==> flow/design.v <==
module AMBA_APB(
  input logic pclk,
  input logic prst_n,
  input logic [4:0] paddr,
  input logic pselx,
  input logic penable,
  input logic pwrite,
  input logic [31:0] pwdata,
  output logic pready,
  output logic [31:0] prdata
);
  reg [31:0] mem[31:0];
  typedef enum {
    IDLE    = 0,
    SETUP   = 1,
    ACCESS  = 2,
    XXX     = 3
  } state_e;
  state_e state, next;
  always_ff @(posedge pclk or negedge prst_n)
    if (!prst_n)  state <= IDLE;
    else          state <= next;
  always_comb begin
    next = XXX;
    case (state)
      IDLE: begin
        if (pselx & !penable) next = SETUP;
        else                  next = IDLE;
      end
      SETUP: begin
        if (penable & pselx)  next = ACCESS;
      end
      ACCESS: begin
        if (pready)           next = IDLE;
        else                  next = ACCESS;
      end
      default: begin
        next = IDLE;
      end
    endcase
  end
  always_ff @(posedge pclk or negedge prst_n) begin
    if (!prst_n) begin
      pready <= 0;
      prdata <= 0;
    end
    else begin
      if (next == ACCESS) begin
        if (pwrite) begin
          mem[paddr] <= pwrite ? pwdata : mem[paddr];
        end
        else begin
          prdata     <= mem[paddr];
        end
        pready       <= 1;
      end
      else begin
        pready       <= 0;
      end
    end
  end
endmodule
# Step by step through the tools: AMBA_APB
# What the tools print for AMBA_APB, step after step.
# Lines are those of the file above, counted from 1.
# Operators: Yosys type, input widths -> output width; for muxes data width and select width s.
# Library cell names are shortened.
# Not given: n/a
[setup] top="AMBA_APB" clock_port="pclk" library="sky130hd" corner="tt_025C_1v80"

# Word-level counts
# Counts by Yosys on the flattened word-level netlist (proc, flatten, opt, wreduce). Print and check cells are left out. Cells with the same type and inputs are merged into one.
[word_totals] ramBits=0 inputBits=42 ff_bits=1059 clocked_rd_ports_x_width=0 memories=0 romBits=0 word_cells=114 output_inout_bits=33 latchBits=0
[op_classes] shifts=0 n_logic=3 multipliers=0 muxes=6 addsub=0 n_reduce_logical=36 n_div=0 n_cmp=0 equal=34
[ops] op="$pmux 32 s32" n=1
[ops] op="$reduce_and 4->1" n=32
[ops] op="$eq 5x5->1 const B" n=16
[ops] op="$eq 5x4->1 const B" n=8
[ops] op="$logic_not 32->1" n=1
[ops] op="$eq 5x3->1 const B" n=4
[ops] op="$eq 5x2->1 const B" n=2
[ops] op="$pmux 2 s3" n=1
[ops] op="$eq 5x1->1 const B" n=1
[ops] op="$logic_not 5->1" n=1
[ops] op="$eq 2x2->1 const B" n=2
[ops] op="$mux 1" n=3
[ops] op="$and 1x1->1" n=2
[ops] op="$eq 2x1->1 const B" n=1
[ops] op="$reduce_and 2->1" n=1
[ops] op="$mux 2" n=1
[ops] op="$not 1->1" n=1
[ops] op="$logic_not 1->1" n=1

# Depth
# Yosys ltp: most cells in a row. Word level: on the elaborated netlist, between registers, memories and ports. Mapped: between sequential cells and ports; inverters and the memories' decode and read muxes count.
[depth] ltp_word=6 abc_area=0 mapped_depth=11 ltp_nobuf=6

# After synthesis
# Yosys stat after the flow's synthesis: flattened, memories mapped to cells. It holds for the ABC_AREA given above (unset counts as 0); a run with the other value may have another netlist.
# The area totals of this step are shown rounded.
[by_type] cell="edfxtp_1" n=1024
[by_type] cell="a22oi_1" n=307
[by_type] cell="dfrtp_1" n=36
[by_type] cell="and3_1" n=124
[by_type] cell="nand4_1" n=61
[by_type] cell="buf_2" n=60
[by_type] cell="nand2_1" n=78
[by_type] cell="nor3_1" n=58
[by_type] cell="a2111oi_0" n=29
[by_type] cell="a22o_1" n=23
[by_type] cell="mux2i_1" n=19
[by_type] cell="nand3_1" n=38
[by_type] cell="clkbuf_1" n=50
[by_type] cell="nor2_1" n=49
[by_type] cell="o21ai_0" n=36
[by_type] cell="a221oi_1" n=20
[by_type] cell="a21oi_1" n=34
[by_type] cell="nor4_1" n=27
# Other cell types: 52; their cells: 216.
[synth_totals] area_um2=40000 mapped_cells=2289 sequential_area_um2=32000 ff_cells=1061 buffers=134

# Path before layout
# Source: OpenSTA report_checks on the synthesized netlist (no wires, ideal clock, input and output delay 20% of the period each), path of least setup slack; recovery checks are left aside. Register names are those of the netlist, which keeps one name where synthesis merged equal registers.
[synth_timing] path_type="input to register" start="input port paddr[4]" end="register mem[1][0]" setup_slack_ns=0.478 required_ns=4.539 t_arrival_ns=4.061 setup_time_ns=0.461 t_first_pin_ns=1.000 tclk_ns=5.0 path_buffers=2 path_delay_ns=3.522 stages=4 synth_period_reached_ns=4.522
# "path_delay_ns" = arrival - input delay + setup time.
# "stages" counts driving pins, that of a launching flip-flop among them; a cell with two outputs on the path counts twice.
# "synth_period_reached_ns" is the clock period less the worst setup slack; recovery checks do not enter. This is arithmetic on one report: input and output delays are still those of the set period (20% each).
# Between the ends stands the longest chain of elaborated cells between them, by number of cells; it is not shown to be the way that was timed. Of several equally long chains one is given.
# Each line given opens the expression or statement behind the cell; cells for indexed reads and writes are added by Yosys, which also makes memories of some case tables.
[synth_between] cell_sequence="buf_4 > or3b_2 > buf_2 > nor3_1" elab_chain_len=2
[synth_lines] item="from (decl)" line=4 text="input logic [4:0] paddr,"
[synth_lines] item="$eq 5x1->1" line=50 text="mem[paddr] <= pwrite ? pwdata : mem[paddr];"
[synth_lines] item="$reduce_and 4->1"
[synth_lines] item="to (assign)" line=50
[synth_lines] item="to (decl)" line=12 text="reg [31:0] mem[31:0];"

# Path in the finished layout
# Path of least setup slack in the final report of stored run 1 (OpenROAD, finished layout, wires in). Where an end is a register, its clock arrival counts in the times.
[layout_timing] path_type="register to register" start="register state" end="register mem[25][16]" path_buffers=2 required_ns=2.79 setup_time_ns=0.30 stages=8 setup_slack_ns=0.06 t_first_pin_ns=0.65 t_arrival_ns=2.73 tclk_ns=2.44
# Where an end lacks its bit number, it is one bit of the signal, or one of the new flip-flops if synthesis recoded a state register.
# Between the ends stands the longest chain of elaborated cells between them, by number of cells; it is not shown to be the way that was timed. Of several equally long chains one is given.
[layout_between] cell_sequence="dfrtp_1 > a21oi_1 > nor2_1 > nor2_1 > nand3_4 > buf_12 > nor3_4 > buf_12" elab_chain_len=4
[layout_lines] item="from (decl)" line=19 text="state_e state, next;"
[layout_lines] item="from (assign)" line=21 text="if (!prst_n)  state <= IDLE;"
[layout_lines] item="from (assign)" line=22 text="else          state <= next;"
[layout_lines] item="$eq 2x2->1" line=25 text="case (state)"
[layout_lines] item="$pmux 2 s3" line=25
[layout_lines] item="$eq 2x2->1" line=48 text="if (next == ACCESS) begin"
[layout_lines] item="$reduce_and 4->1"
[layout_lines] item="to (assign)" line=50 text="mem[paddr] <= pwrite ? pwdata : mem[paddr];"
[layout_lines] item="to (decl)" line=12 text="reg [31:0] mem[31:0];"

Appendix: measured runs

Measured results for AMBA_APB: 2 stored runs of the Yosys and OpenROAD flow on sky130hd. The settings differ; the order carries no meaning. The constraints put input and output delay at 20% of the set period each and load the outputs with 0.01 pF.
"worst_path_allowed_less_slack_ns": the worst setup path's part of the clock period (all of it between registers, 20% less for each end at a port) less its slack. A launch clock that arrives late makes it longer, a capture clock that arrives late makes it shorter.
"final_power_mw" is the tool's figure for a default switching activity; nothing was simulated.
The results are shown rounded.

[flow] stored run 1: files
==> flow/run.sh <==
#!/bin/bash
# the make line also repeats the synthesis and layout settings of config.mk as NAME=value (left out here)
make -C /OpenROAD-flow-scripts/flow DESIGN_CONFIG=/design/flow/config.mk WORK_HOME=/design/flow/orfs CLKGATE_MAP_FILE= finish
==> flow/config.mk <==
export PLATFORM = sky130hd
export DESIGN_NAME = AMBA_APB
export DESIGN_NICKNAME = AMBA_APB
export VERILOG_FILES = /design/flow/design.v
export SDC_FILE = /design/flow/constraint.sdc
export NUM_CORES = 4
export LEC_CHECK = 0
export CAP_MARGIN = 20
export CELL_PAD_IN_SITES_DETAIL_PLACEMENT = 0
export CORE_MARGIN = 3
export CORE_UTILIZATION = 70
export CTS_CLUSTER_DIAMETER = 205
export CTS_CLUSTER_SIZE = 13
export MAX_ROUTING_LAYER = met4
export MIN_ROUTING_LAYER = met1
export PLACE_DENSITY_LB_ADDON = 0.28
export SLEW_MARGIN = 35
==> flow/constraint.sdc <==
create_clock -name core_clock -period 2.44 [get_ports {pclk}]
set_input_delay 0.4880 -clock core_clock [delete_from_list [all_inputs] [get_ports {pclk}]]
set_output_delay 0.4880 -clock core_clock [all_outputs]
set_load 0.01 [all_outputs]

[flow] stored run 1: metrics
[metrics] final_power_mw = 37
[metrics] final_die_area_um2 = 60000
[metrics] post_synth_area_um2 = 40000
[metrics] finalCellArea_um2 = 48000
[metrics] setup_ws_ns = 0.056
[metrics] worst_path_allowed_less_slack_ns = 2.38
[metrics] critical_path_type = register to register
[metrics] total_negative_slack_ns = 0.000

[flow] stored run 2: files
==> flow/run.sh <==
#!/bin/bash
# the make line also repeats the synthesis and layout settings of config.mk as NAME=value (left out here)
make -C /OpenROAD-flow-scripts/flow DESIGN_CONFIG=/design/flow/config.mk WORK_HOME=/design/flow/orfs CLKGATE_MAP_FILE= finish
==> flow/config.mk <==
export PLATFORM = sky130hd
export DESIGN_NAME = AMBA_APB
export DESIGN_NICKNAME = AMBA_APB
export VERILOG_FILES = /design/flow/design.v
export SDC_FILE = /design/flow/constraint.sdc
export NUM_CORES = 4
export LEC_CHECK = 0
export ABC_AREA = 0
export CAP_MARGIN = 20
export CELL_PAD_IN_SITES_DETAIL_PLACEMENT = 2
export CELL_PAD_IN_SITES_GLOBAL_PLACEMENT = 1
export CORE_ASPECT_RATIO = 0.56
export CORE_MARGIN = 6
export CORE_UTILIZATION = 16
export GPL_ROUTABILITY_DRIVEN = 1
export GPL_TIMING_DRIVEN = 0
export HOLD_SLACK_MARGIN = 0.12
export MAX_ROUTING_LAYER = met4
export MIN_ROUTING_LAYER = met2
export PLACE_DENSITY_LB_ADDON = 0.21
export SLEW_MARGIN = 20
export TNS_END_PERCENT = 35
==> flow/constraint.sdc <==
create_clock -name core_clock -period 2.18 [get_ports {pclk}]
set_input_delay 0.4360 -clock core_clock [delete_from_list [all_inputs] [get_ports {pclk}]]
set_output_delay 0.4360 -clock core_clock [all_outputs]
set_load 0.01 [all_outputs]

[flow] stored run 2: metrics
[metrics] setup_ws_ns = -0.42
[metrics] total_negative_slack_ns = -220
[metrics] post_synth_area_um2 = 40000
[metrics] finalCellArea_um2 = 56000
[metrics] final_power_mw = 46
[metrics] worst_path_allowed_less_slack_ns = 2.60
[metrics] critical_path_type = register to register
[metrics] final_die_area_um2 = 260000
